==> flow/design.v <==
module LASER (
    input CLK,
    input RST,
    input [3:0] X,
    input [3:0] Y,
    output reg [3:0] C1X,
    output reg [3:0] C1Y,
    output reg [3:0] C2X,
    output reg [3:0] C2Y,
    output reg DONE
);
    localparam S_IDLE           = 4'd0;
    localparam S_READ           = 4'd1;
    localparam S_INIT_C1        = 4'd2;
    localparam S_CALC_C1        = 4'd3;
    localparam S_UPDATE_C1      = 4'd4;
    localparam S_INIT_C2        = 4'd5;
    localparam S_CALC_C2        = 4'd6;
    localparam S_UPDATE_C2      = 4'd7;
    localparam S_CHECK_CONV     = 4'd8;
    localparam S_DONE           = 4'd9;
    localparam S_WAIT           = 4'd10;
    reg [3:0] state;
    reg [5:0] pixel_count;
    reg [3:0] X_MEM [0:39];
    reg [3:0] Y_MEM [0:39];
    reg [5:0] mark_data;        
    reg [3:0] index_X, index_Y; 
    reg [5:0] current_hit_count;
    reg [5:0] best_hit_count;
    reg [3:0] best_c1x, best_c1y;
    reg [3:0] best_c2x, best_c2y;
    reg [3:0] old_c1x, old_c1y, old_c2x, old_c2y;
    reg p0_scan, p1_scan, p2_scan, p3_scan;    
    reg p0_fix,  p1_fix,  p2_fix,  p3_fix;     
    reg hit0, hit1, hit2, hit3;                
    reg [3:0] fixed_cx, fixed_cy;
    always @(posedge CLK or posedge RST) begin
        if (RST) begin
            state <= S_IDLE;
            pixel_count <= 0;
            DONE <= 0;
            C1X <= 0; C1Y <= 0; C2X <= 0; C2Y <= 0;
            mark_data <= 0;
            index_X <= 0; index_Y <= 0;
            current_hit_count <= 0; best_hit_count <= 0;
            best_c1x <= 0; best_c1y <= 0; best_c2x <= 0; best_c2y <= 0;
        end
        else begin
            case(state)
                S_IDLE: begin
                    DONE <= 0;
                    state <= S_READ;
                    best_c1x <= 0; best_c1y <= 0; best_c2x <= 0; best_c2y <= 0;
                    X_MEM[pixel_count] <= X;
                    Y_MEM[pixel_count] <= Y;
                    pixel_count <= pixel_count + 1;
                end
                S_READ: begin
                    X_MEM[pixel_count] <= X;
                    Y_MEM[pixel_count] <= Y;
                    if (pixel_count >= 39) begin
                        pixel_count <= 0;
                        state <= S_INIT_C1; 
                    end
                    else begin
                        pixel_count <= pixel_count + 1;
                    end
                end
                S_INIT_C1: begin
                    index_X <= 0;
                    index_Y <= 0;
                    best_hit_count <= 0; 
                    old_c1x <= best_c1x; old_c1y <= best_c1y;
                    old_c2x <= best_c2x; old_c2y <= best_c2y;
                    state <= S_CALC_C1;
                    mark_data <= 0;
                    current_hit_count <= 0;
                end
                S_CALC_C1: begin
                    current_hit_count <= current_hit_count + hit0 + hit1 + hit2 + hit3;
                    if (mark_data == 36) begin
                        state <= S_UPDATE_C1;
                        mark_data <= 0;
                    end
                    else begin
                        mark_data <= mark_data + 4;
                    end
                end
                S_UPDATE_C1: begin
                    if (current_hit_count >= best_hit_count) begin
                        best_hit_count <= current_hit_count;
                        best_c1x <= index_X;
                        best_c1y <= index_Y;
                    end
                    current_hit_count <= 0;
                    if (index_X == 15 && index_Y == 15) begin
                        state <= S_INIT_C2;
                    end
                    else begin
                        if (index_X == 15) begin
                            index_X <= 0;
                            index_Y <= index_Y + 1;
                        end else begin
                            index_X <= index_X + 1;
                        end
                        state <= S_CALC_C1; 
                    end
                end
                S_INIT_C2: begin
                    index_X <= 0;
                    index_Y <= 0;
                    best_hit_count <= 0; 
                    state <= S_CALC_C2;
                    mark_data <= 0;
                    current_hit_count <= 0;
                end
                S_CALC_C2: begin
                    current_hit_count <= current_hit_count + hit0 + hit1 + hit2 + hit3;
                    if (mark_data == 36) begin
                        state <= S_UPDATE_C2;
                        mark_data <= 0;
                    end
                    else begin
                        mark_data <= mark_data + 4;
                    end
                end
                S_UPDATE_C2: begin
                    if (current_hit_count >= best_hit_count) begin
                        best_hit_count <= current_hit_count;
                        best_c2x <= index_X;
                        best_c2y <= index_Y;
                    end
                    current_hit_count <= 0;
                    if (index_X == 15 && index_Y == 15) begin
                        state <= S_CHECK_CONV; 
                    end
                    else begin
                        if (index_X == 15) begin
                            index_X <= 0;
                            index_Y <= index_Y + 1;
                        end else begin
                            index_X <= index_X + 1;
                        end
                        state <= S_CALC_C2;
                    end
                end
                S_CHECK_CONV: begin
                    if (old_c1x == best_c1x && old_c1y == best_c1y && 
                        old_c2x == best_c2x && old_c2y == best_c2y) begin
                        state <= S_DONE;
                    end
                    else begin
                        state <= S_INIT_C1;
                    end
                end
                S_DONE: begin
                    C1X <= best_c1x; C1Y <= best_c1y;
                    C2X <= best_c2x; C2Y <= best_c2y;
                    DONE <= 1;
                    state <= S_WAIT;
                end
                S_WAIT: begin
                    DONE <= 0;
                    state <= S_IDLE;
                end
                default: state <= S_IDLE;
            endcase
        end
    end
    function check_hit;
        input [3:0] tx, ty, cx, cy;
        reg [3:0] abs_dx, abs_dy;
        begin
            abs_dx = (tx >= cx) ? (tx - cx) : (cx - tx);
            abs_dy = (ty >= cy) ? (ty - cy) : (cy - ty);
            if ( (abs_dx + abs_dy <= 4) || (abs_dx == 2 && abs_dy == 3) || (abs_dx == 3 && abs_dy == 2) )
                check_hit = 1'b1;
            else
                check_hit = 1'b0;
        end
    endfunction
    always @(*) begin
        if (state == S_CALC_C1) begin
            fixed_cx = best_c2x;
            fixed_cy = best_c2y;
        end
        else begin 
            fixed_cx = best_c1x;
            fixed_cy = best_c1y;
        end
    end
    always @(*) begin
        p0_scan = check_hit(X_MEM[mark_data],   Y_MEM[mark_data],   index_X, index_Y);
        p1_scan = check_hit(X_MEM[mark_data+1], Y_MEM[mark_data+1], index_X, index_Y);
        p2_scan = check_hit(X_MEM[mark_data+2], Y_MEM[mark_data+2], index_X, index_Y);
        p3_scan = check_hit(X_MEM[mark_data+3], Y_MEM[mark_data+3], index_X, index_Y);
        p0_fix = check_hit(X_MEM[mark_data],   Y_MEM[mark_data],   fixed_cx, fixed_cy);
        p1_fix = check_hit(X_MEM[mark_data+1], Y_MEM[mark_data+1], fixed_cx, fixed_cy);
        p2_fix = check_hit(X_MEM[mark_data+2], Y_MEM[mark_data+2], fixed_cx, fixed_cy);
        p3_fix = check_hit(X_MEM[mark_data+3], Y_MEM[mark_data+3], fixed_cx, fixed_cy);
        hit0 = p0_scan || p0_fix;
        hit1 = p1_scan || p1_fix;
        hit2 = p2_scan || p2_fix;
        hit3 = p3_scan || p3_fix;
    end
endmodule
Reports on LASER
Each step is given for the RTL above and for the edited RTL.
Lines under "orig" count in the file above, lines under "edited" in the edited file.
"diff" is "edited" less "orig", of the values as shown.
Cell names lack the library's common part.
{ "inputs": {"top_module": "LASER", "clk_port": "CLK", "cell_library": "sky130hd", "pvt_corner": "tt_025C_1v80"} }

Edit of the RTL
The edit as a unified diff against the file above.
The edit is scripted: it alters the design's behaviour and was not made to optimise anything.
begin of diff
@@ -141,5 +141,5 @@
                             index_Y <= index_Y + 1;
                         end else begin
-                            index_X <= index_X + 1;
+                            index_X <= index_X ^ 1;
                         end
                         state <= S_CALC_C2;
end of diff

Elaborated design
Counts by Yosys on the flattened word-level netlist (proc, flatten, opt, wreduce). Print and check cells are left out.
{ "word_totals": {"columns": ["item", "orig", "edited", "diff"], "rows": [
  ["ff_bits", 405, 405, 0],
  ["in_bits", 10, 10, 0],
  ["output_inout_bits", 17, 17, 0],
  ["clocked_rd_ports_x_width", 0, 0, 0],
  ["latchBits", 0, 0, 0],
  ["wordCells", 796, 804, 8],
  ["mem_bits_ro", 0, 0, 0],
  ["mem_count", 0, 0, 0],
  ["ram_bits", 0, 0, 0]
]} }
{ "classes": {"columns": ["item", "orig", "edited", "diff"], "rows": [
  ["reduce_logical", 106, 107, 1],
  ["addsub", 51, 51, 0],
  ["muxes", 221, 223, 2],
  ["n_logic", 1, 2, 1],
  ["n_div", 0, 0, 0],
  ["shift", 0, 0, 0],
  ["eq_ne", 291, 294, 3],
  ["n_cmp", 26, 26, 0],
  ["n_mul", 0, 0, 0]
]} }
{ "ops": {"columns": ["op", "orig", "edited", "diff"], "rows": [
  ["2-bit inequality test with constant B", 6, 9, 3],
  ["4-bit 2-to-1 mux", 189, 191, 2],
  ["3-bit AND reduction", 42, 43, 1],
  ["4-bit case mux with 2-bit select", 6, 5, -1],
  ["2-bit AND reduction", 5, 4, -1],
  ["1-bit NOT", 1, 2, 1],
  ["4-bit case mux with 3-bit select", 0, 1, 1],
  ["4-bit AND reduction", 0, 1, 1],
  ["6-bit by 5-bit == test with 1-bit output with constant B", 80, 80, 0],
  ["2-bit by 1-bit inequality test with 1-bit output with constant B", 42, 42, 0],
  ["6-bit by 4-bit == test with 1-bit output with constant B", 40, 40, 0],
  ["6-bit == test with constant B", 40, 40, 0],
  ["4-bit by 2-bit == test with 1-bit output with constant B", 34, 34, 0],
  ["4-bit subtractor", 32, 32, 0],
  ["6-bit by 3-bit == test with 1-bit output with constant B", 20, 20, 0],
  ["1-bit logical AND", 20, 20, 0],
  ["1-bit logical OR", 20, 20, 0],
  ["4-bit >= comparator", 16, 16, 0],
  ["6-bit by 2-bit == test with 1-bit output with constant B", 10, 10, 0],
  ["4-bit by 4-bit adder with 5-bit output", 8, 8, 0],
  ["5-bit by 3-bit <= comparator with 1-bit output with constant B", 8, 8, 0],
  ["1-bit 2-to-1 mux", 8, 8, 0],
  ["4-bit case mux with 40-bit select", 8, 8, 0],
  ["4-bit == test with constant B", 5, 5, 0],
  ["6-bit by 1-bit == test with 1-bit output with constant B", 5, 5, 0],
  ["6-bit logical NOT", 5, 5, 0],
  ["2-bit nonzero test", 5, 5, 0],
  ["2-bit OR reduction", 5, 5, 0]
]} }
The list need not be complete.

Depth
Longest topological path by Yosys (ltp), each cell counted once; first at word level (registers and memories cut), then after technology mapping (sequential cells cut; the memories' decode and read muxes count).
{ "depth": {"columns": ["item", "orig", "edited", "diff"], "rows": [
  ["ltp_word", 15, 15, 0],
  ["abc_area", "0", "0", null],
  ["ltp_mapped", 33, 34, 1],
  ["depth_no_buf", 32, 33, 1]
]} }

After synthesis
The flow's flattened synthesis, as Yosys stat reports it; memories are mapped. The netlist is that of the ABC_AREA named above (0 if unset); the other value can give another one.
{ "by_type": {"columns": ["type", "orig", "edited", "diff"], "rows": [
  ["o21ai_0", 79, 42, -37],
  ["nand2_1", 116, 100, -16],
  ["a21oi_1", 56, 71, 15],
  ["a22o_1", 25, 39, 14],
  ["o21ai_1", 0, 13, 13],
  ["nand3_1", 24, 13, -11],
  ["inv_1", 140, 130, -10],
  ["nor2_1", 87, 77, -10],
  ["mux2i_1", 48, 38, -10],
  ["nor2b_1", 36, 26, -10],
  ["a22oi_1", 70, 79, 9],
  ["o21a_1", 16, 7, -9],
  ["o21bai_1", 5, 13, 8],
  ["a31oi_1", 33, 26, -7],
  ["clkbuf_1", 23, 30, 7],
  ["inv_2", 0, 7, 7],
  ["or4_1", 1, 7, 6],
  ["xnor2_1", 35, 30, -5]
]} }
The list need not be complete.
{ "synth_totals": {"columns": ["item", "orig", "edited", "diff"], "rows": [
  ["ffs", 410, 410, 0],
  ["synth_area_mm2", 0.0219648, 0.0217196, -0.0002452],
  ["cell_count", 1763, 1708, -55]
]} }

Path before layout
Path of least setup slack by OpenSTA after synthesis, without wires, with an ideal clock, recovery checks aside; 20% of the period is set as input and as output delay. Where synthesis merged equal registers, the netlist keeps one of their names.
{ "synth_timing": {"columns": ["item", "orig", "edited", "diff"], "rows": [
  ["path_kind", "register -> register", "register -> register", null],
  ["startpoint", "register mark_data[2]", "register mark_data[3]", null],
  ["endpoint", "register current_hit_count[4]", "register current_hit_count[4]", null],
  ["setup_time_ns", 0.124, 0.125, 0.001],
  ["arrival_ns", 6.069, 6.256, 0.187],
  ["period_ns", 6.6, 6.6, 0.0],
  ["path_slack_ns", 0.407, 0.219, -0.188],
  ["path_buffers", 1, 3, 2],
  ["path_stages", 28, 29, 1],
  ["launch_ns", 0.000, 0.000, 0.000],
  ["t_required_ns", 6.476, 6.475, -0.001],
  ["delay_ns", 6.193, 6.381, 0.188],
  ["period_less_setup_slack_ns", 6.193, 6.381, 0.188]
]} }
"delay_ns" is the arrival time less input delay plus setup time.
"path_stages": output pins that drive a net of the path, with the launching flip-flop's if there is one; two outputs of one cell count as two.
"period_less_setup_slack_ns" = period - worst setup slack (recovery checks aside). The figure is calculated, with input and output delays left at 20% of the set period.
The rows between start and end are the longest chain of elaborated cells between them; the timing report does not say that the signal goes this way. Where chains are equally long, one stands for them.
A line is the first line of the expression or statement that the cell stems from. Yosys adds cells for indexed reads and writes and turns some case tables into memories.
At most two assigning lines are given for a register; there are more.
{ "synth_via_orig": {"path_cell_list": "dfrtp_1 -> inv_1 -> ha_1 -> nor2b_1 -> o41ai_4 -> nand2_2 -> buf_2 -> a31oi_1 -> inv_1 -> fa_1 -> a21boi_0 -> o21bai_1 -> a21o_1 -> mux2_2 -> fa_1 -> xor2_1 -> a21oi_1 -> nor4_1 -> a21oi_1 -> o41ai_1 -> a31oi_1 -> fa_1 -> inv_1 -> fa_1 -> fa_1 -> nand4_1 -> xnor2_1 -> nor2_1", "elab_chain_cells": 15, "cone_cells": 332, "cone_classes": "add/sub: 47; compare: 24; eq/ne: 188; mux: 33; reduce/logical: 40"} }
{ "synth_rtl_orig": {"columns": ["item", "line_no", "rtl"], "rows": [
  ["from (decl)", 27, "reg [5:0] mark_data;"],
  ["from (assign)", 87, "mark_data <= mark_data + 4;"],
  ["from (assign)", 125, "mark_data <= mark_data + 4;"],
  ["6-bit == test", 194, "p0_scan = check_hit(X_MEM[mark_data],   Y_MEM[mark_data],   index_X, index_Y);"],
  ["4-bit case mux with 40-bit select", 194, null],
  ["4-bit subtractor", 175, "abs_dx = (tx >= cx) ? (tx - cx) : (cx - tx);"],
  ["4-bit 2-to-1 mux", 175, null],
  ["4-bit by 4-bit adder with 5-bit output", 177, "if ( (abs_dx + abs_dy <= 4) || (abs_dx == 2 && abs_dy == 3) || (abs_dx == 3 && abs_dy == 2) )"],
  ["5-bit by 3-bit <= comparator with 1-bit output", 177, null],
  ["1-bit logical OR x2", 177, null],
  ["1-bit 2-to-1 mux", 177, null],
  ["1-bit logical OR", 202, "hit0 = p0_scan || p0_fix;"],
  ["6-bit by 1-bit adder with 6-bit output x4", 119, "current_hit_count <= current_hit_count + hit0 + hit1 + hit2 + hit3;"],
  ["6-bit case mux with 2-bit select", 50, "case(state)"],
  ["to (assign)", 81, "current_hit_count <= current_hit_count + hit0 + hit1 + hit2 + hit3;"],
  ["to (assign)", 119, null],
  ["to (decl)", 29, "reg [5:0] current_hit_count;"]
]} }
{ "synth_via_edited": {"path_cell_list": "dfrtp_1 -> inv_1 -> ha_1 -> and3b_1 -> clkbuf_1 -> buf_2 -> clkbuf_1 -> a22oi_1 -> a41oi_1 -> inv_1 -> fa_1 -> a21boi_2 -> o211ai_2 -> mux2i_2 -> inv_1 -> fa_1 -> xor2_1 -> a21oi_1 -> nor4_1 -> a21oi_1 -> o41a_1 -> o41a_1 -> fa_1 -> inv_1 -> fa_1 -> fa_1 -> nand4_1 -> xor2_1 -> nor2_1", "elab_chain_cells": 15, "cone_cells": 332, "cone_classes": "add/sub: 47; compare: 24; eq/ne: 188; mux: 33; reduce/logical: 40"} }
{ "synth_rtl_edited": {"columns": ["item", "line_no", "rtl"], "rows": [
  ["from (decl)", 27, "reg [5:0] mark_data;"],
  ["from (assign)", 87, "mark_data <= mark_data + 4;"],
  ["from (assign)", 125, "mark_data <= mark_data + 4;"],
  ["6-bit == test", 194, "p0_scan = check_hit(X_MEM[mark_data],   Y_MEM[mark_data],   index_X, index_Y);"],
  ["4-bit case mux with 40-bit select", 194, null],
  ["4-bit subtractor", 175, "abs_dx = (tx >= cx) ? (tx - cx) : (cx - tx);"],
  ["4-bit 2-to-1 mux", 175, null],
  ["4-bit by 4-bit adder with 5-bit output", 177, "if ( (abs_dx + abs_dy <= 4) || (abs_dx == 2 && abs_dy == 3) || (abs_dx == 3 && abs_dy == 2) )"],
  ["5-bit by 3-bit <= comparator with 1-bit output", 177, null],
  ["1-bit logical OR x2", 177, null],
  ["1-bit 2-to-1 mux", 177, null],
  ["1-bit logical OR", 202, "hit0 = p0_scan || p0_fix;"],
  ["6-bit by 1-bit adder with 6-bit output x4", 119, "current_hit_count <= current_hit_count + hit0 + hit1 + hit2 + hit3;"],
  ["6-bit case mux with 2-bit select", 50, "case(state)"],
  ["to (assign)", 81, "current_hit_count <= current_hit_count + hit0 + hit1 + hit2 + hit3;"],
  ["to (assign)", 119, null],
  ["to (decl)", 29, "reg [5:0] current_hit_count;"]
]} }

Timing after layout
Path of least setup slack in the final report of the runs of set A (OpenROAD, finished layout, wires in). Where an end is a register, its clock arrival counts in the times.
{ "layout_timing": {"columns": ["item", "orig", "edited", "diff"], "rows": [
  ["path_kind", "register -> register", "register -> register", null],
  ["startpoint", "register mark_data[3]", "register mark_data[3]", null],
  ["endpoint", "register current_hit_count[4]", "register current_hit_count[4]", null],
  ["arrival_ns", 6.72, 6.69, -0.03],
  ["launch_ns", 0.56, 0.55, -0.01],
  ["setup_time_ns", 0.12, 0.12, 0.00],
  ["path_buffers", 2, 6, 4],
  ["t_required_ns", 6.92, 6.93, 0.01],
  ["path_stages", 30, 31, 1],
  ["path_slack_ns", 0.20, 0.24, 0.04],
  ["period_ns", 6.47, 6.47, 0.00]
]} }
The rows between start and end are the longest chain of elaborated cells between them; the timing report does not say that the signal goes this way. Where chains are equally long, one stands for them.
At most two assigning lines are given for a register; there are more.
{ "layout_via_orig": {"path_cell_list": "dfrtp_1 -> inv_2 -> ha_2 -> and3b_2 -> buf_6 -> a22o_1 -> a221o_1 -> a221oi_4 -> a31oi_4 -> buf_6 -> ha_1 -> a21boi_1 -> o21bai_1 -> a21o_1 -> mux2i_1 -> xor2_1 -> ha_4 -> xor2_1 -> a21oi_1 -> nor4_2 -> a21oi_1 -> o41ai_2 -> a31oi_2 -> fa_1 -> inv_2 -> fa_2 -> fa_2 -> nand4_1 -> xnor2_1 -> nor2_1", "elab_chain_cells": 15, "cone_cells": 332, "cone_classes": "add/sub: 47; compare: 24; eq/ne: 188; mux: 33; reduce/logical: 40"} }
{ "layout_rtl_orig": {"columns": ["item", "line_no", "rtl"], "rows": [
  ["from (decl)", 27, "reg [5:0] mark_data;"],
  ["from (assign)", 87, "mark_data <= mark_data + 4;"],
  ["from (assign)", 125, "mark_data <= mark_data + 4;"],
  ["6-bit == test", 194, "p0_scan = check_hit(X_MEM[mark_data],   Y_MEM[mark_data],   index_X, index_Y);"],
  ["4-bit case mux with 40-bit select", 194, null],
  ["4-bit subtractor", 175, "abs_dx = (tx >= cx) ? (tx - cx) : (cx - tx);"],
  ["4-bit 2-to-1 mux", 175, null],
  ["4-bit by 4-bit adder with 5-bit output", 177, "if ( (abs_dx + abs_dy <= 4) || (abs_dx == 2 && abs_dy == 3) || (abs_dx == 3 && abs_dy == 2) )"],
  ["5-bit by 3-bit <= comparator with 1-bit output", 177, null],
  ["1-bit logical OR x2", 177, null],
  ["1-bit 2-to-1 mux", 177, null],
  ["1-bit logical OR", 202, "hit0 = p0_scan || p0_fix;"],
  ["6-bit by 1-bit adder with 6-bit output x4", 119, "current_hit_count <= current_hit_count + hit0 + hit1 + hit2 + hit3;"],
  ["6-bit case mux with 2-bit select", 50, "case(state)"],
  ["to (assign)", 81, "current_hit_count <= current_hit_count + hit0 + hit1 + hit2 + hit3;"],
  ["to (assign)", 119, null],
  ["to (decl)", 29, "reg [5:0] current_hit_count;"]
]} }
{ "layout_via_edited": {"path_cell_list": "dfrtp_1 -> inv_2 -> ha_4 -> and2_1 -> buf_4 -> buf_12 -> buf_4 -> a22o_1 -> a221oi_2 -> a31oi_2 -> buf_4 -> inv_1 -> ha_1 -> fa_1 -> a21bo_2 -> and2_1 -> or3_1 -> a31oi_1 -> buf_4 -> ha_1 -> and2_1 -> a31oi_1 -> nor3_1 -> o21ai_1 -> o2111ai_1 -> buf_4 -> fa_2 -> fa_2 -> nand4_1 -> xor2_1 -> nor2_1", "elab_chain_cells": 15, "cone_cells": 332, "cone_classes": "add/sub: 47; compare: 24; eq/ne: 188; mux: 33; reduce/logical: 40"} }
{ "layout_rtl_edited": {"columns": ["item", "line_no", "rtl"], "rows": [
  ["from (decl)", 27, "reg [5:0] mark_data;"],
  ["from (assign)", 87, "mark_data <= mark_data + 4;"],
  ["from (assign)", 125, "mark_data <= mark_data + 4;"],
  ["6-bit == test", 194, "p0_scan = check_hit(X_MEM[mark_data],   Y_MEM[mark_data],   index_X, index_Y);"],
  ["4-bit case mux with 40-bit select", 194, null],
  ["4-bit subtractor", 175, "abs_dx = (tx >= cx) ? (tx - cx) : (cx - tx);"],
  ["4-bit 2-to-1 mux", 175, null],
  ["4-bit by 4-bit adder with 5-bit output", 177, "if ( (abs_dx + abs_dy <= 4) || (abs_dx == 2 && abs_dy == 3) || (abs_dx == 3 && abs_dy == 2) )"],
  ["5-bit by 3-bit <= comparator with 1-bit output", 177, null],
  ["1-bit logical OR x2", 177, null],
  ["1-bit 2-to-1 mux", 177, null],
  ["1-bit logical OR", 202, "hit0 = p0_scan || p0_fix;"],
  ["6-bit by 1-bit adder with 6-bit output x4", 119, "current_hit_count <= current_hit_count + hit0 + hit1 + hit2 + hit3;"],
  ["6-bit case mux with 2-bit select", 50, "case(state)"],
  ["to (assign)", 81, "current_hit_count <= current_hit_count + hit0 + hit1 + hit2 + hit3;"],
  ["to (assign)", 119, null],
  ["to (decl)", 29, "reg [5:0] current_hit_count;"]
]} }

Flow runs
Runs of the flow (Yosys, OpenROAD) on both versions; the two runs of a pair have the same settings. The constraints put input and output delay at 20% of the set period each and load the outputs with 0.01 pF.
{ "settings_set_A": {"period_ns": 6.47, "CAP_MARGIN": 20, "CORE_MARGIN": 2, "CORE_UTILIZATION": 40, "SLEW_MARGIN": 20} }
{ "measured_set_A": {"columns": ["item", "orig", "edited", "diff"], "rows": [
  ["hold_worst_slack_ns", 0.380, 0.384, 0.004],
  ["period_reached_ns", 6.270, 6.234, -0.036],
  ["cell_area_final_mm2", 0.0261075, 0.0264128, 0.0003053],
  ["tns_setup_ns", 0.000, 0.000, 0.000],
  ["die_area_mm2", 0.0568036, 0.0561785, -0.0006251],
  ["fin_power_mw", 5.412, 5.248, -0.164],
  ["post_synth_area_mm2", 0.0219648, 0.0217196, -0.0002452],
  ["setup_ws_ns", 0.200, 0.236, 0.036]
]} }
{ "settings_set_B": {"ABC_AREA": 1, "CELL_PAD_IN_SITES_DETAIL_PLACEMENT": 0, "CORE_MARGIN": 2, "CORE_UTILIZATION": 45, "CTS_CLUSTER_DIAMETER": 172, "MAX_ROUTING_LAYER": "met5", "PLACE_DENSITY_LB_ADDON": 0.24, "SETUP_SLACK_MARGIN": 0.44, "TNS_END_PERCENT": 75, "period_ns": 5.17, "CAP_MARGIN": 20, "SLEW_MARGIN": 20} }
{ "measured_set_B": {"columns": ["item", "orig", "edited", "diff"], "rows": [
  ["hold_worst_slack_ns", 0.381, 0.385, 0.004],
  ["period_reached_ns", 5.621, 5.930, 0.309],
  ["cell_area_final_mm2", 0.0288089, 0.0285812, -0.0002277],
  ["tns_setup_ns", -1.874, -3.861, -1.987],
  ["die_area_mm2", 0.0522328, 0.0521963, -0.0000365],
  ["fin_power_mw", 6.552, 6.683, 0.131],
  ["post_synth_area_mm2", 0.0226893, 0.022673, -0.0000163],
  ["setup_ws_ns", -0.451, -0.760, -0.309]
]} }
"period_reached_ns" means the clock period less the worst setup slack. The figure is calculated, with input and output delays left at 20% of the set period.
"fin_power_mw" rests on the timing tool's default activity at the inputs, not on a simulated workload.
